==> flow/design.v <==
module mux #(parameter N = 32)(
    input  wire [N-1:0] a,
    input  wire [N-1:0] b,
    input  wire sel,
    output reg  [N-1:0] y
);
    always @(*) begin
        y = sel ? b : a;
    end
endmodule
module Extender(
    input  [23:0] Instr,
    input  [1:0]  ImmSrc,
    output reg [31:0] ExtImm
);
    always @(*) begin
        case (ImmSrc)
            2'b00: ExtImm = {24'b0, Instr[7:0]};
            2'b01: ExtImm = {20'b0, Instr[11:0]};
            2'b10: ExtImm = {{6{Instr[23]}}, Instr, 2'b00};
            default: ExtImm = 32'b0;
        endcase
    end
endmodule
module alu (
    input  [31:0] A,   
    input  [31:0] B,    
    input  [1:0]  ALUControl,
    output reg  [31:0] Result,
    output reg         N,     
    output reg         Z,     
    output reg         C,     
    output reg         V      
);
     reg [32:0] temp;
  always @(*) begin
   temp = 33'd0;
   case( ALUControl)
    2'b00: begin
     temp = {1'b0, A} + {1'b0, B};
     Result = A+B;
    end
    2'b01: begin
     temp = {1'b0, A} - {1'b0, B};
     Result = A-B;
    end
    2'b10: begin
     Result = A & B;
    end
    2'b11: begin
     Result = A | B;
    end
   endcase
    C = ~ALUControl[1] & temp[32];
    V =  ~(A[31]^B[31]^ALUControl[0]) & (A[31]^Result[31])&~ALUControl[1];
    N =  Result[31];
    Z = (Result==0);
  end
endmodule
module Register_file(
    input         clk,
    input         WE3,           
    input  [3:0]  A1,            
    input  [3:0]  A2,            
    input  [3:0]  A3,            
    input  [31:0] R15,           
    input  [31:0] WD3,           
    output [31:0] RD1,           
    output [31:0] RD2            
);
    reg [31:0] rf[0:15];
    integer i;
    assign RD1 = (A1 == 4'd15) ? R15 : rf[A1];
    assign RD2 = (A2 == 4'd15) ? R15 : rf[A2];
    always @(posedge clk) begin
        if (WE3 && (A3 != 4'd15)) begin
            rf[A3] <= WD3;
        end
    end
endmodule
module Datapath(
    input         clk,
    input         reset,
    input         PCSrc,
    input         MemtoReg,
    input         MemWrite,
    input         ALUSrc,
    input  [1:0]  ALUControl,
    input  [1:0]  ImmSrc,
    input         RegWrite,
    input  [1:0]  RegSrc,
    input  [31:0] Instr,
    input  [31:0] ReadData,
    output [31:0] PC,
    output [31:0] ALUResult,
    output [31:0] WriteData,
    output [31:0] SrcA,
    output [31:0] SrcB,
    output [31:0] ExtImm,
    output [31:0] RD1,
    output [31:0] RD2,
    output        N,
    output        Z,
    output        C,
    output        V
);
    wire [31:0] PCNext, PCPlus4, PCPlus8;
    wire [31:0] Result;
    wire [31:0] RD;
    wire [3:0] RA1, RA2;
    reg [31:0] PCReg;
    assign PC = PCReg;
    always @(posedge clk or posedge reset) begin
        if(reset) PCReg<=0;
        else PCReg <= PCNext;
    end
    assign PCPlus4 = PC + 32'd4;
    assign PCPlus8 = PC + 32'd8;
    assign RD = Instr;
    mux #(.N(4)) muxA (
        .a(RD[19:16]),
        .b(4'b1111),
        .sel(RegSrc[0]),
        .y(RA1)
    );
    mux #(.N(4)) muxB (
        .a(RD[3:0]),
        .b(RD[15:12]),
        .sel(RegSrc[1]),
        .y(RA2)
    );
    Register_file rf (
        .clk(clk),
        .WE3(RegWrite),
        .A1(RA1),
        .A2(RA2),
        .A3(RD[15:12]),
        .R15(PCPlus8),
        .WD3(Result),
        .RD1(RD1),
        .RD2(RD2)
    );
    assign SrcA = RD1;
    assign WriteData = RD2;
    Extender ext (
        .Instr(RD[23:0]),
        .ImmSrc(ImmSrc),
        .ExtImm(ExtImm)
    );
    mux #(.N(32)) muxSrcB (
        .a(RD2),
        .b(ExtImm),
        .sel(ALUSrc),
        .y(SrcB)
    );
    alu ALU_inst (
        .A(SrcA),
        .B(SrcB),
        .ALUControl(ALUControl),
        .Result(ALUResult),
        .N(N),
        .Z(Z),
        .C(C),
        .V(V)
    );
    mux #(.N(32)) muxResult (
        .a(ALUResult),
        .b(ReadData),
        .sel(MemtoReg),
        .y(Result)
    );
    mux #(.N(32)) muxPC (
        .a(PCPlus4),
        .b(Result),
        .sel(PCSrc),
        .y(PCNext)
    );
endmodule
module Condition_Check(
  input  [3:0] Cond,
  input        N, Z, C, V,
  output reg   CondEx
);
  always @(*) begin
    case(Cond)
      4'b0000: CondEx = Z;                     
      4'b0001: CondEx = ~Z;                    
      4'b0010: CondEx = C;                     
      4'b0011: CondEx = ~C;                    
      4'b0100: CondEx = N;                     
      4'b0101: CondEx = ~N;                    
      4'b0110: CondEx = V;                     
      4'b0111: CondEx = ~V;                    
      4'b1000: CondEx = C & ~Z;                
      4'b1001: CondEx = (~C) | Z;              
      4'b1010: CondEx = ~(N ^ V);              
      4'b1011: CondEx =  (N ^ V);              
      4'b1100: CondEx = (~Z) & ~(N ^ V);       
      4'b1101: CondEx = Z | (N ^ V);           
      4'b1110: CondEx = 1'b1;                  
      default: CondEx = 1'bx;
    endcase
  end
endmodule
module Decoder (
    input  [1:0] Op,
    input  [5:0] Funct,
    input  [3:0] Rd,
    output [1:0] FlagW,
    output       PCS,
    output       RegW,
    output       MemW,
    output       MemtoReg,
    output       ALUSrc,
    output [1:0] ImmSrc,
    output [1:0] RegSrc,
    output [1:0] ALUControl
);
    reg  [9:0] controls;
    reg  [1:0] FlagW_r;
    reg  [1:0] ALUControl_r;
    wire Branch;
    wire ALUOp;
    assign FlagW      = FlagW_r;
    assign ALUControl = ALUControl_r;
    always @(*) begin
        case (Op)
            2'b00: begin
                if (Funct[5])        
                    controls = 10'b0000101001;
                else                 
                    controls = 10'b0000001001;
            end
            2'b01: begin
                if (Funct[0])        
                    controls = 10'b0001111000;
                else                 
                    controls = 10'b1001110100;
            end
            2'b10: begin
                controls = 10'b0110100010;
            end
            default: begin
                controls = 10'b0000000000;
            end
        endcase
    end
    assign { RegSrc,
             ImmSrc,
             ALUSrc,
             MemtoReg,
             RegW,
             MemW,
             Branch,
             ALUOp } = controls;
    always @(*) begin
        if (ALUOp) begin
            case (Funct[4:1])
                4'b0100: ALUControl_r = 2'b00;  
                4'b0010: ALUControl_r = 2'b01;  
                4'b0000: ALUControl_r = 2'b10;  
                4'b1100: ALUControl_r = 2'b11;  
                default: ALUControl_r = 2'b00;
            endcase
            FlagW_r[1] = Funct[0];
            FlagW_r[0] = Funct[0] &
                        ((ALUControl_r == 2'b00) |
                         (ALUControl_r == 2'b01));
        end
        else begin
            ALUControl_r = 2'b00;
            FlagW_r      = 2'b00;
        end
    end
    assign PCS = ((Rd == 4'b1111) & RegW) | Branch;
endmodule
module Control_Unit(
   input clk,
   input reset,
   input [3:0]Rd,
   input  [1:0] Op,
   input  [5:0] Funct,
   input  [3:0] Cond,
   input  N, Z, C, V,
   output         PCSrc,
   output         MemtoReg,
   output         MemWrite,
   output  [1:0]  ALUControl,
   output  [1:0]  ImmSrc,
   output         RegWrite,
   output         ALUSrc,
   output  [1:0]  RegSrc
    );
    wire PCS;
    wire RegW;
    wire MemW;
    wire CondEx;
    wire [1:0] FlagW;
    wire [1:0] FlagWrite;
    reg N_reg, Z_reg, C_reg, V_reg;
    assign FlagWrite = FlagW & {CondEx, CondEx};
   assign PCSrc = PCS & CondEx;
   assign RegWrite = RegW & CondEx;
   assign MemWrite = MemW & CondEx;
    always @(posedge clk or posedge reset) begin
    if (reset) begin
        N_reg <= 1'b0;
        Z_reg <= 1'b0;
        C_reg <= 1'b0;
        V_reg <= 1'b0;
    end else begin
        if (FlagWrite[1]) begin
            N_reg <= N;
            Z_reg <= Z;
        end
        if (FlagWrite[0]) begin
            C_reg <= C;
            V_reg <= V;
        end
    end
end
    Decoder decoder(
        .Rd(Rd),
        .Op(Op),
        .Funct(Funct),
        .PCS(PCS),
        .RegW(RegW),
        .MemW(MemW),
        .MemtoReg(MemtoReg),
        .ALUSrc(ALUSrc),
        .ImmSrc(ImmSrc),
        .RegSrc(RegSrc),
        .ALUControl(ALUControl),
        .FlagW(FlagW)
    );
    Condition_Check cond_check(
        .Cond(Cond),
        .N(N_reg), .Z(Z_reg), .C(C_reg), .V(V_reg),
        .CondEx(CondEx)
    );
endmodule
module top (
    input         clk,
    input         reset,
    output [31:0] PC,
    input  [31:0] Instr,
    output        MemWrite,
    output [31:0] DataAdr,
    output [31:0] WriteData,
    input  [31:0] ReadData
);
    wire        PCSrc;
    wire        MemtoReg;
    wire [1:0]  ALUControl;
    wire [1:0]  ImmSrc;
    wire        RegWrite;
    wire        ALUSrc;
    wire [1:0]  RegSrc;
    wire [31:0] ALUResult;
    wire [31:0] SrcA, SrcB, ExtImm;
    wire [31:0] RD1, RD2;
    wire N, Z, C, V;
    assign DataAdr = ALUResult;
    wire [3:0]  Cond;
    wire [1:0]  Op;
    wire [5:0]  Funct;
    wire [3:0]  Rd;
    Datapath datapath_inst (
        .clk(clk),
        .reset(reset),
        .PCSrc(PCSrc),
        .MemtoReg(MemtoReg),
        .MemWrite(MemWrite),
        .ALUSrc(ALUSrc),
        .ALUControl(ALUControl),
        .ImmSrc(ImmSrc),
        .RegWrite(RegWrite),
        .RegSrc(RegSrc),
        .Instr(Instr),
        .N(N), .Z(Z), .C(C), .V(V),
        .PC(PC),
        .ALUResult(ALUResult),
        .WriteData(WriteData),
        .ReadData(ReadData),
        .SrcA(SrcA),
        .SrcB(SrcB),
        .ExtImm(ExtImm),
        .RD1(RD1),
        .RD2(RD2)
    );
    assign Cond  = Instr[31:28];
    assign Op    = Instr[27:26];
    assign Funct = { Instr[25], Instr[24:21], Instr[20] };  
    assign Rd    = Instr[15:12];
    Control_Unit control_inst (
        .clk(clk),
        .reset(reset),
        .Rd(Rd),
        .Op(Op),
        .Funct(Funct),
        .Cond(Cond),
        .N(N), .Z(Z), .C(C), .V(V),
        .PCSrc(PCSrc),
        .MemtoReg(MemtoReg),
        .MemWrite(MemWrite),
        .ALUControl(ALUControl),
        .ImmSrc(ImmSrc),
        .RegWrite(RegWrite),
        .ALUSrc(ALUSrc),
        .RegSrc(RegSrc)
    );
endmodule
==> reports on top <==
== Tool chain data of top ==
Tool output for the design above before and after an edit, in the order of the flow.
Lines under "original" count in the file above, lines under "edited" in the edited file.
"change" is "edited" less "original", of the values as shown.
Cell names lack the library's common part.
The mark n/a stands for no value.

* Top: top
* Clock: clk
* Cell library: sky130hd
* Corner: tt_025C_1v80

== Edit of the RTL ==
Unified diff, file above to edited file.
The edit is scripted: it alters the design's behaviour and was not made to optimise anything.

<pre>
@@ -314,5 +314,5 @@
             Z_reg <= Z;
         end
-        if (FlagWrite[0]) begin
+        begin
             C_reg <= C;
             V_reg <= V;
</pre>

== Elaborated design ==
Yosys after proc, flatten, opt, wreduce and memory -nomap, before mapping. Memory bits, and registers merged into a memory's read port (data or address), are not among the register bits. Print and check cells are not counted.
Yosys's memory passes give these memory sizes; they may raise the number of words (mostly to a power of two), join words into wider ones and drop unused or constant bits.

{| class="wikitable"
|+ Bit counts
! what !! original !! edited !! change
|-
| memory cells || 1 || 1 || 0
|-
| register bits after elaboration || 36 || 36 || 0
|-
| RAM bits || 512 || 512 || 0
|-
| output and inout bits || 97 || 97 || 0
|-
| input port bits || 66 || 66 || 0
|}

{| class="wikitable"
|+ Operators by class
! what !! original !! edited !! change
|-
| $add $sub $neg || 6 || 6 || 0
|-
| reductions and logical operators || 9 || 9 || 0
|-
| bitwise logic cells || 28 || 28 || 0
|-
| equality and inequality tests || 28 || 28 || 0
|-
| muxes and demuxes || 22 || 22 || 0
|}

{| class="wikitable"
|+ Memories
! what !! original !! edited
|-
| shape (words x width / read and write ports) || datapath_inst.rf.rf 16x32 r2 w1 || datapath_inst.rf.rf 16x32 r2 w1
|}

{| class="wikitable"
|+ Operators with widths
! operator !! original !! edited !! change
|-
| == test 4 bit (second input constant) || 11 || 11 || 0
|-
| AND 1 bit || 10 || 10 || 0
|-
| NOT 1 bit || 7 || 7 || 0
|-
| two-way mux 32 bit || 6 || 6 || 0
|-
| == test 2 x 1 -> 1 bit (second input constant) || 4 || 4 || 0
|-
| == test 2 bit (second input constant) || 4 || 4 || 0
|-
| == test 4 x 3 -> 1 bit (second input constant) || 4 || 4 || 0
|-
| logical NOT 2 bit || 4 || 4 || 0
|-
| OR 1 bit || 4 || 4 || 0
|-
| bitwise XOR 1 bit || 4 || 4 || 0
|-
| == test 4 x 2 -> 1 bit (second input constant) || 3 || 3 || 0
|-
| two-way mux 1 bit || 3 || 3 || 0
|-
| two-way mux 4 bit || 3 || 3 || 0
|-
| logical NOT 4 bit || 2 || 2 || 0
|-
| two-way mux 2 bit || 2 || 2 || 0
|-
| adder 32 x 3 -> 32 bit (second input constant) || 1 || 1 || 0
|-
| adder 32 bit || 1 || 1 || 0
|-
| adder 32 x 32 -> 33 bit || 1 || 1 || 0
|-
| adder 32 x 4 -> 32 bit (second input constant) || 1 || 1 || 0
|-
| AND 2 bit || 1 || 1 || 0
|-
| AND 32 bit || 1 || 1 || 0
|-
| == test 4 x 1 -> 1 bit (second input constant) || 1 || 1 || 0
|-
| logical AND 1 bit || 1 || 1 || 0
|-
| logical NOT 32 bit || 1 || 1 || 0
|-
| two-way mux 10 bit || 1 || 1 || 0
|-
| two-way mux 6 bit || 1 || 1 || 0
|-
| != test 4 bit (second input constant) || 1 || 1 || 0
|-
| OR 32 bit || 1 || 1 || 0
|}

Not every row of either side is listed.

== Depth ==
Yosys ltp: most cells in a row. Word level: on the elaborated netlist, between registers, memories and ports. Mapped: between sequential cells and ports; inverters and the memories' decode and read muxes count.

{| class="wikitable"
|+ Depth
! what !! original !! edited !! change
|-
| word-level depth || 11 || 11 || 0
|-
| ABC_AREA || 0 || 0 || n/a
|-
| gate-level depth with buffers || 32 || 37 || +5
|-
| gate-level depth less buffers || 27 || 29 || +2
|}

== Synthesis result ==
Source: synth_stat.txt of the flow (Yosys; design flattened, memories mapped). It holds for the ABC_AREA given above (unset counts as 0); a run with the other value may have another netlist.

{| class="wikitable"
|+ Synthesis totals
! what !! original !! edited !! change
|-
| flip-flops || 541 || 537 || -4
|-
| sequential area (sq mm) || 0.0160654 || 0.0159453 || -0.0001201
|-
| buffers || 257 || 221 || -36
|-
| mapped area (sq mm) || 0.034184 || 0.0320032 || -0.0021808
|-
| cell count || 3120 || 2883 || -237
|}

{| class="wikitable"
|+ Cell types
! cell type !! original !! edited !! change
|-
| buf_2 || 82 || 23 || -59
|-
| a31oi_1 || 81 || 35 || -46
|-
| mux4_2 || 73 || 37 || -36
|-
| o21ai_0 || 139 || 105 || -34
|-
| o221ai_1 || 37 || 60 || +23
|-
| a221oi_1 || 47 || 25 || -22
|-
| nand2_1 || 327 || 348 || +21
|-
| nor2b_1 || 35 || 14 || -21
|-
| mux2_2 || 91 || 71 || -20
|-
| a2111oi_0 || 32 || 13 || -19
|-
| o211a_1 || 7 || 26 || +19
|-
| nand3_1 || 86 || 68 || -18
|-
| nor4_1 || 31 || 19 || -12
|-
| buf_1 || 16 || 27 || +11
|-
| nand4_1 || 25 || 35 || +10
|-
| clkbuf_1 || 139 || 148 || +9
|-
| o22ai_1 || 55 || 46 || -9
|-
| o211ai_1 || 30 || 38 || +8
|}

Not every row of either side is listed.
By module: a second synthesis without flattening, with its own total; a netlist apart from the flattened one above.

{| class="wikitable"
|+ Unflattened totals
! what !! original !! edited !! change
|-
| cells (unflattened synthesis) || 2346 || 2326 || -20
|-
| area total of the unflattened synthesis (sq mm) || 0.0325425 || 0.0323348 || -0.0002077
|}

Rows give one instance, submodules left out.

{| class="wikitable"
|+ Modules, original
! module !! cells !! times used !! area (sq mm) !! seq. area (sq mm)
|-
| Register_file || 1310 || 1 || 0.0238817 || 0.0153447
|-
| alu || 537 || 1 || 0.0035834 || 0
|-
| Datapath || 272 || 1 || 0.0024624 || 0.0008008
|-
| mux #(N=32) || 36 || 3 || 0.0005443 || 0
|-
| Extender || 37 || 1 || 0.0002715 || 0
|-
| Condition_Check || 32 || 1 || 0.0002302 || 0
|-
| Decoder || 28 || 1 || 0.0002115 || 0
|-
| Control_Unit || 14 || 1 || 0.0001789 || 0.0001001
|-
| mux #(N=4) || 4 || 2 || 0.000045 || 0
|-
| top || 0 || 1 || 0 || 0
|}

{| class="wikitable"
|+ Modules, edited
! module !! cells !! times used !! area (sq mm) !! seq. area (sq mm)
|-
| Register_file || 1310 || 1 || 0.0238817 || 0.0153447
|-
| alu || 520 || 1 || 0.003392 || 0
|-
| Datapath || 272 || 1 || 0.0024624 || 0.0008008
|-
| mux #(N=32) || 36 || 3 || 0.0005443 || 0
|-
| Extender || 37 || 1 || 0.0002715 || 0
|-
| Condition_Check || 32 || 1 || 0.0002302 || 0
|-
| Decoder || 28 || 1 || 0.0002115 || 0
|-
| Control_Unit || 11 || 1 || 0.0001627 || 0.0001001
|-
| mux #(N=4) || 4 || 2 || 0.000045 || 0
|-
| top || 0 || 1 || 0 || 0
|}

== Worst setup path after synthesis ==
Source: OpenSTA report_checks on the synthesized netlist (no wires, ideal clock, input and output delay 20% of the period each), path of least setup slack; recovery checks are left aside. Register names are those of the netlist, which keeps one name where synthesis merged equal registers.

{| class="wikitable"
|+ Timing path post-synthesis
! what !! original !! edited !! change
|-
| kind || input -> output || input -> output || n/a
|-
| start || in Instr[26] || in Instr[26] || n/a
|-
| end || out DataAdr[30] || out DataAdr[31] || n/a
|-
| arrival (ps) || 7919 || 8754 || +835
|-
| data required time (ps) || 8800 || 8800 || 0
|-
| stages on the path || 28 || 34 || +6
|-
| launch time at the first pin (ps) || 2200 || 2200 || 0
|-
| slack (ps) || 881 || 46 || -835
|-
| path buffers || 6 || 10 || +4
|-
| delay of the path (ps) || 5719 || 6554 || +835
|-
| clock period (ps) || 11000 || 11000 || 0
|-
| synthesis period reached (ps) || 10119 || 10954 || +835
|}

"delay of the path" = arrival - input delay + setup time.
A path that ends at an output port has no setup time.
"stages on the path" counts driving pins, that of a launching flip-flop among them; a cell with two outputs on the path counts twice.
"synthesis period reached" = period - worst setup slack (recovery checks aside). The figure is calculated, with input and output delays left at 20% of the set period.
The rows between start and end are the longest chain of elaborated cells between them; the timing report does not say that the signal goes this way. Where chains are equally long, one stands for them.
Each line given opens the expression or statement behind the cell; cells for indexed reads and writes are added by Yosys, which also makes memories of some case tables.
A memory read counts as a cell of the chain, while the word-level depth stops at memories.

On the way, post-synthesis, original:
* Cell sequence: ha_1 -> buf_2 -> or3b_1 -> buf_6 -> a21oi_2 -> buf_4 -> buf_4 -> buf_6 -> buf_6 -> mux2i_1 -> a211o_1 -> a41oi_2 -> ha_1 -> nand2_1 -> o21a_1 -> nor4b_4 -> a21oi_1 -> xnor2_1 -> ha_1 -> nand4_1 -> or4_1 -> a211o_1 -> nand3_1 -> o22ai_1 -> o21ai_0 -> a31o_2 -> xnor2_1 -> o21ai_0
* Length of the longest elaborated chain: 8
* Elaborated cells between the ends (all ways): 27
* Source lines of those cells: 12

{| class="wikitable"
|+ RTL lines, path post-synthesis, original
! what !! line !! source
|-
| from (decl) || 346 || <nowiki>input  [31:0] Instr,</nowiki>
|-
| == test 2 bit || 227 || <nowiki>case (Op)</nowiki>
|-
| case mux 10 bit (select 3 bit) || 227 ||
|-
| two-way mux 4 bit || 8 || <nowiki>y = sel ? b : a;</nowiki>
|-
| memory (16 x 32 bit) || 71 || <nowiki>reg [31:0] rf[0:15];</nowiki>
|-
| two-way mux 32 bit || 74 || <nowiki>assign RD2 = (A2 == 4'd15) ? R15 : rf[A2];</nowiki>
|-
| two-way mux 32 bit || 8 ||
|-
| subtractor 32 bit || 45 || <nowiki>Result = A-B;</nowiki>
|-
| case mux 32 bit (select 4 bit) || 38 || <nowiki>case( ALUControl)</nowiki>
|-
| to (decl) || 348 || <nowiki>output [31:0] DataAdr,</nowiki>
|}

On the way, post-synthesis, edited:
* Cell sequence: ha_1 -> buf_2 -> or3b_1 -> buf_6 -> a21o_4 -> buf_6 -> buf_6 -> buf_6 -> buf_6 -> buf_6 -> buf_6 -> mux2i_1 -> o22ai_1 -> o32a_1 -> a32oi_2 -> ha_1 -> nand2_1 -> nor2_1 -> or4b_4 -> or2_2 -> o31ai_1 -> xnor2_1 -> ha_1 -> clkbuf_1 -> a211oi_1 -> o21ai_0 -> a221o_1 -> o31ai_1 -> a21oi_1 -> a31o_2 -> a31oi_1 -> o31ai_1 -> a31oi_1 -> buf_4
* Length of the longest elaborated chain: 8
* Elaborated cells between the ends (all ways): 27
* Source lines of those cells: 12

{| class="wikitable"
|+ RTL lines, path post-synthesis, edited
! what !! line !! source
|-
| from (decl) || 346 || <nowiki>input  [31:0] Instr,</nowiki>
|-
| == test 2 bit || 227 || <nowiki>case (Op)</nowiki>
|-
| case mux 10 bit (select 3 bit) || 227 ||
|-
| two-way mux 4 bit || 8 || <nowiki>y = sel ? b : a;</nowiki>
|-
| memory (16 x 32 bit) || 71 || <nowiki>reg [31:0] rf[0:15];</nowiki>
|-
| two-way mux 32 bit || 74 || <nowiki>assign RD2 = (A2 == 4'd15) ? R15 : rf[A2];</nowiki>
|-
| two-way mux 32 bit || 8 ||
|-
| subtractor 32 bit || 45 || <nowiki>Result = A-B;</nowiki>
|-
| case mux 32 bit (select 4 bit) || 38 || <nowiki>case( ALUControl)</nowiki>
|-
| to (decl) || 348 || <nowiki>output [31:0] DataAdr,</nowiki>
|}

Some nets on the timed path still bear RTL names; the line given drives or declares the net.

{| class="wikitable"
|+ Nets with RTL names, path post-synthesis, edited
! signal !! line
|-
| N || 38
|}

== Path in the finished layout ==
From the final timing report of each run of pair 1: the path of least setup slack in the routed layout; clock arrival at registers is part of the times.
The path's times are printed in steps of 10 ps; the period is the one set.

{| class="wikitable"
|+ Timing path after layout
! what !! original !! edited !! change
|-
| kind || input -> output || input -> output || n/a
|-
| start || in Instr[27] || in Instr[27] || n/a
|-
| end || out DataAdr[28] || out DataAdr[26] || n/a
|-
| arrival (ps) || 7700 || 8320 || +620
|-
| path buffers || 10 || 8 || -2
|-
| clock period (ps) || 10400 || 10400 || 0
|-
| stages on the path || 30 || 29 || -1
|-
| data required time (ps) || 8320 || 8320 || 0
|-
| slack (ps) || 620 || 0 || -620
|-
| launch time at the first pin (ps) || 2080 || 2080 || 0
|}

The rows between start and end are the longest chain of elaborated cells between them; the timing report does not say that the signal goes this way. Where chains are equally long, one stands for them.
A memory read counts as a cell of the chain, while the word-level depth stops at memories.

On the way, after layout, original:
* Cell sequence: buf_12 -> ha_4 -> buf_6 -> nand4bb_4 -> buf_6 -> o21ai_4 -> buf_12 -> buf_6 -> mux4_2 -> o22a_4 -> o211ai_1 -> a211o_1 -> a31oi_1 -> buf_4 -> buf_12 -> nor4b_4 -> buf_6 -> a21oi_4 -> xnor2_2 -> ha_1 -> nand4_1 -> or4_4 -> a211o_1 -> nand3_4 -> o22ai_4 -> o21ai_4 -> buf_4 -> xnor2_2 -> a22oi_2 -> buf_4
* Length of the longest elaborated chain: 8
* Elaborated cells between the ends (all ways): 27
* Source lines of those cells: 12

{| class="wikitable"
|+ RTL lines, path after layout, original
! what !! line !! source
|-
| from (decl) || 346 || <nowiki>input  [31:0] Instr,</nowiki>
|-
| == test 2 bit || 227 || <nowiki>case (Op)</nowiki>
|-
| case mux 10 bit (select 3 bit) || 227 ||
|-
| two-way mux 4 bit || 8 || <nowiki>y = sel ? b : a;</nowiki>
|-
| memory (16 x 32 bit) || 71 || <nowiki>reg [31:0] rf[0:15];</nowiki>
|-
| two-way mux 32 bit || 74 || <nowiki>assign RD2 = (A2 == 4'd15) ? R15 : rf[A2];</nowiki>
|-
| two-way mux 32 bit || 8 ||
|-
| subtractor 32 bit || 45 || <nowiki>Result = A-B;</nowiki>
|-
| case mux 32 bit (select 4 bit) || 38 || <nowiki>case( ALUControl)</nowiki>
|-
| to (decl) || 348 || <nowiki>output [31:0] DataAdr,</nowiki>
|}

On the way, after layout, edited:
* Cell sequence: buf_8 -> ha_4 -> or3b_4 -> buf_4 -> a21o_4 -> buf_12 -> mux4_2 -> mux2i_1 -> a221oi_2 -> a32o_2 -> or3_4 -> buf_6 -> or4b_4 -> or3_4 -> nand2_2 -> xor2_1 -> ha_1 -> buf_4 -> nand3_1 -> buf_4 -> nor2_2 -> a221oi_2 -> o2111ai_2 -> buf_4 -> and2_4 -> a21o_1 -> a211oi_2 -> o32ai_2 -> buf_2
* Length of the longest elaborated chain: 8
* Elaborated cells between the ends (all ways): 27
* Source lines of those cells: 12

{| class="wikitable"
|+ RTL lines, path after layout, edited
! what !! line !! source
|-
| from (decl) || 346 || <nowiki>input  [31:0] Instr,</nowiki>
|-
| == test 2 bit || 227 || <nowiki>case (Op)</nowiki>
|-
| case mux 10 bit (select 3 bit) || 227 ||
|-
| two-way mux 4 bit || 8 || <nowiki>y = sel ? b : a;</nowiki>
|-
| memory (16 x 32 bit) || 71 || <nowiki>reg [31:0] rf[0:15];</nowiki>
|-
| two-way mux 32 bit || 74 || <nowiki>assign RD2 = (A2 == 4'd15) ? R15 : rf[A2];</nowiki>
|-
| two-way mux 32 bit || 8 ||
|-
| subtractor 32 bit || 45 || <nowiki>Result = A-B;</nowiki>
|-
| case mux 32 bit (select 4 bit) || 38 || <nowiki>case( ALUControl)</nowiki>
|-
| to (decl) || 348 || <nowiki>output [31:0] DataAdr,</nowiki>
|}

== Layout results ==
Runs of the flow (Yosys, OpenROAD) on both versions; the two runs of a pair have the same settings. The constraints put input and output delay at 20% of the set period each and load the outputs with 0.01 pF.

Flow settings, pair 1:
* CORE_UTILIZATION: 40
* PLACE_DENSITY: 0.6
* SETUP_SLACK_MARGIN: 5
* period_ns: 10.4
* CAP_MARGIN: 20
* CORE_MARGIN: 2
* SLEW_MARGIN: 20

{| class="wikitable"
|+ Results, pair 1
! what !! original !! edited !! change
|-
| total negative setup slack (ps) || 0 || 0 || 0
|-
| die footprint (sq mm) || 0.0878144 || 0.0822858 || -0.0055286
|-
| total power after layout (µW) || 10884 || 9350 || -1534
|-
| post-synthesis cell area (sq mm) || 0.034184 || 0.0320032 || -0.0021808
|-
| utilization in the final report (%) || 57.9 || 53.4 || -4.5
|-
| achieved period (ps) || 9775 || 10399 || +624
|-
| worst setup slack after layout (ps) || 625 || 1 || -624
|}

Flow settings, pair 2:
* CAP_MARGIN: 20
* CELL_PAD_IN_SITES_GLOBAL_PLACEMENT: 3
* CORE_ASPECT_RATIO: 0.63
* CORE_MARGIN: 5
* CORE_UTILIZATION: 51
* CTS_CLUSTER_SIZE: 43
* MIN_ROUTING_LAYER: met1
* SLEW_MARGIN: 25
* TNS_END_PERCENT: 30
* period_ns: 15.2

{| class="wikitable"
|+ Results, pair 2
! what !! original !! edited !! change
|-
| total negative setup slack (ps) || 0 || 0 || 0
|-
| die footprint (sq mm) || 0.0724451 || 0.0679961 || -0.0044490
|-
| total power after layout (µW) || 5902 || 5591 || -311
|-
| post-synthesis cell area (sq mm) || 0.034184 || 0.0320032 || -0.0021808
|-
| utilization in the final report (%) || 58.8 || 59.4 || +0.6
|-
| achieved period (ps) || 14690 || 14781 || +91
|-
| worst setup slack after layout (ps) || 510 || 419 || -91
|}

"achieved period" is the run's clock period less its worst setup slack. It is reckoned from that one timing run; input and output delays stay at 20% of the period that was set.
"total power after layout": no workload was simulated; the value follows from the tool's default switching activity.
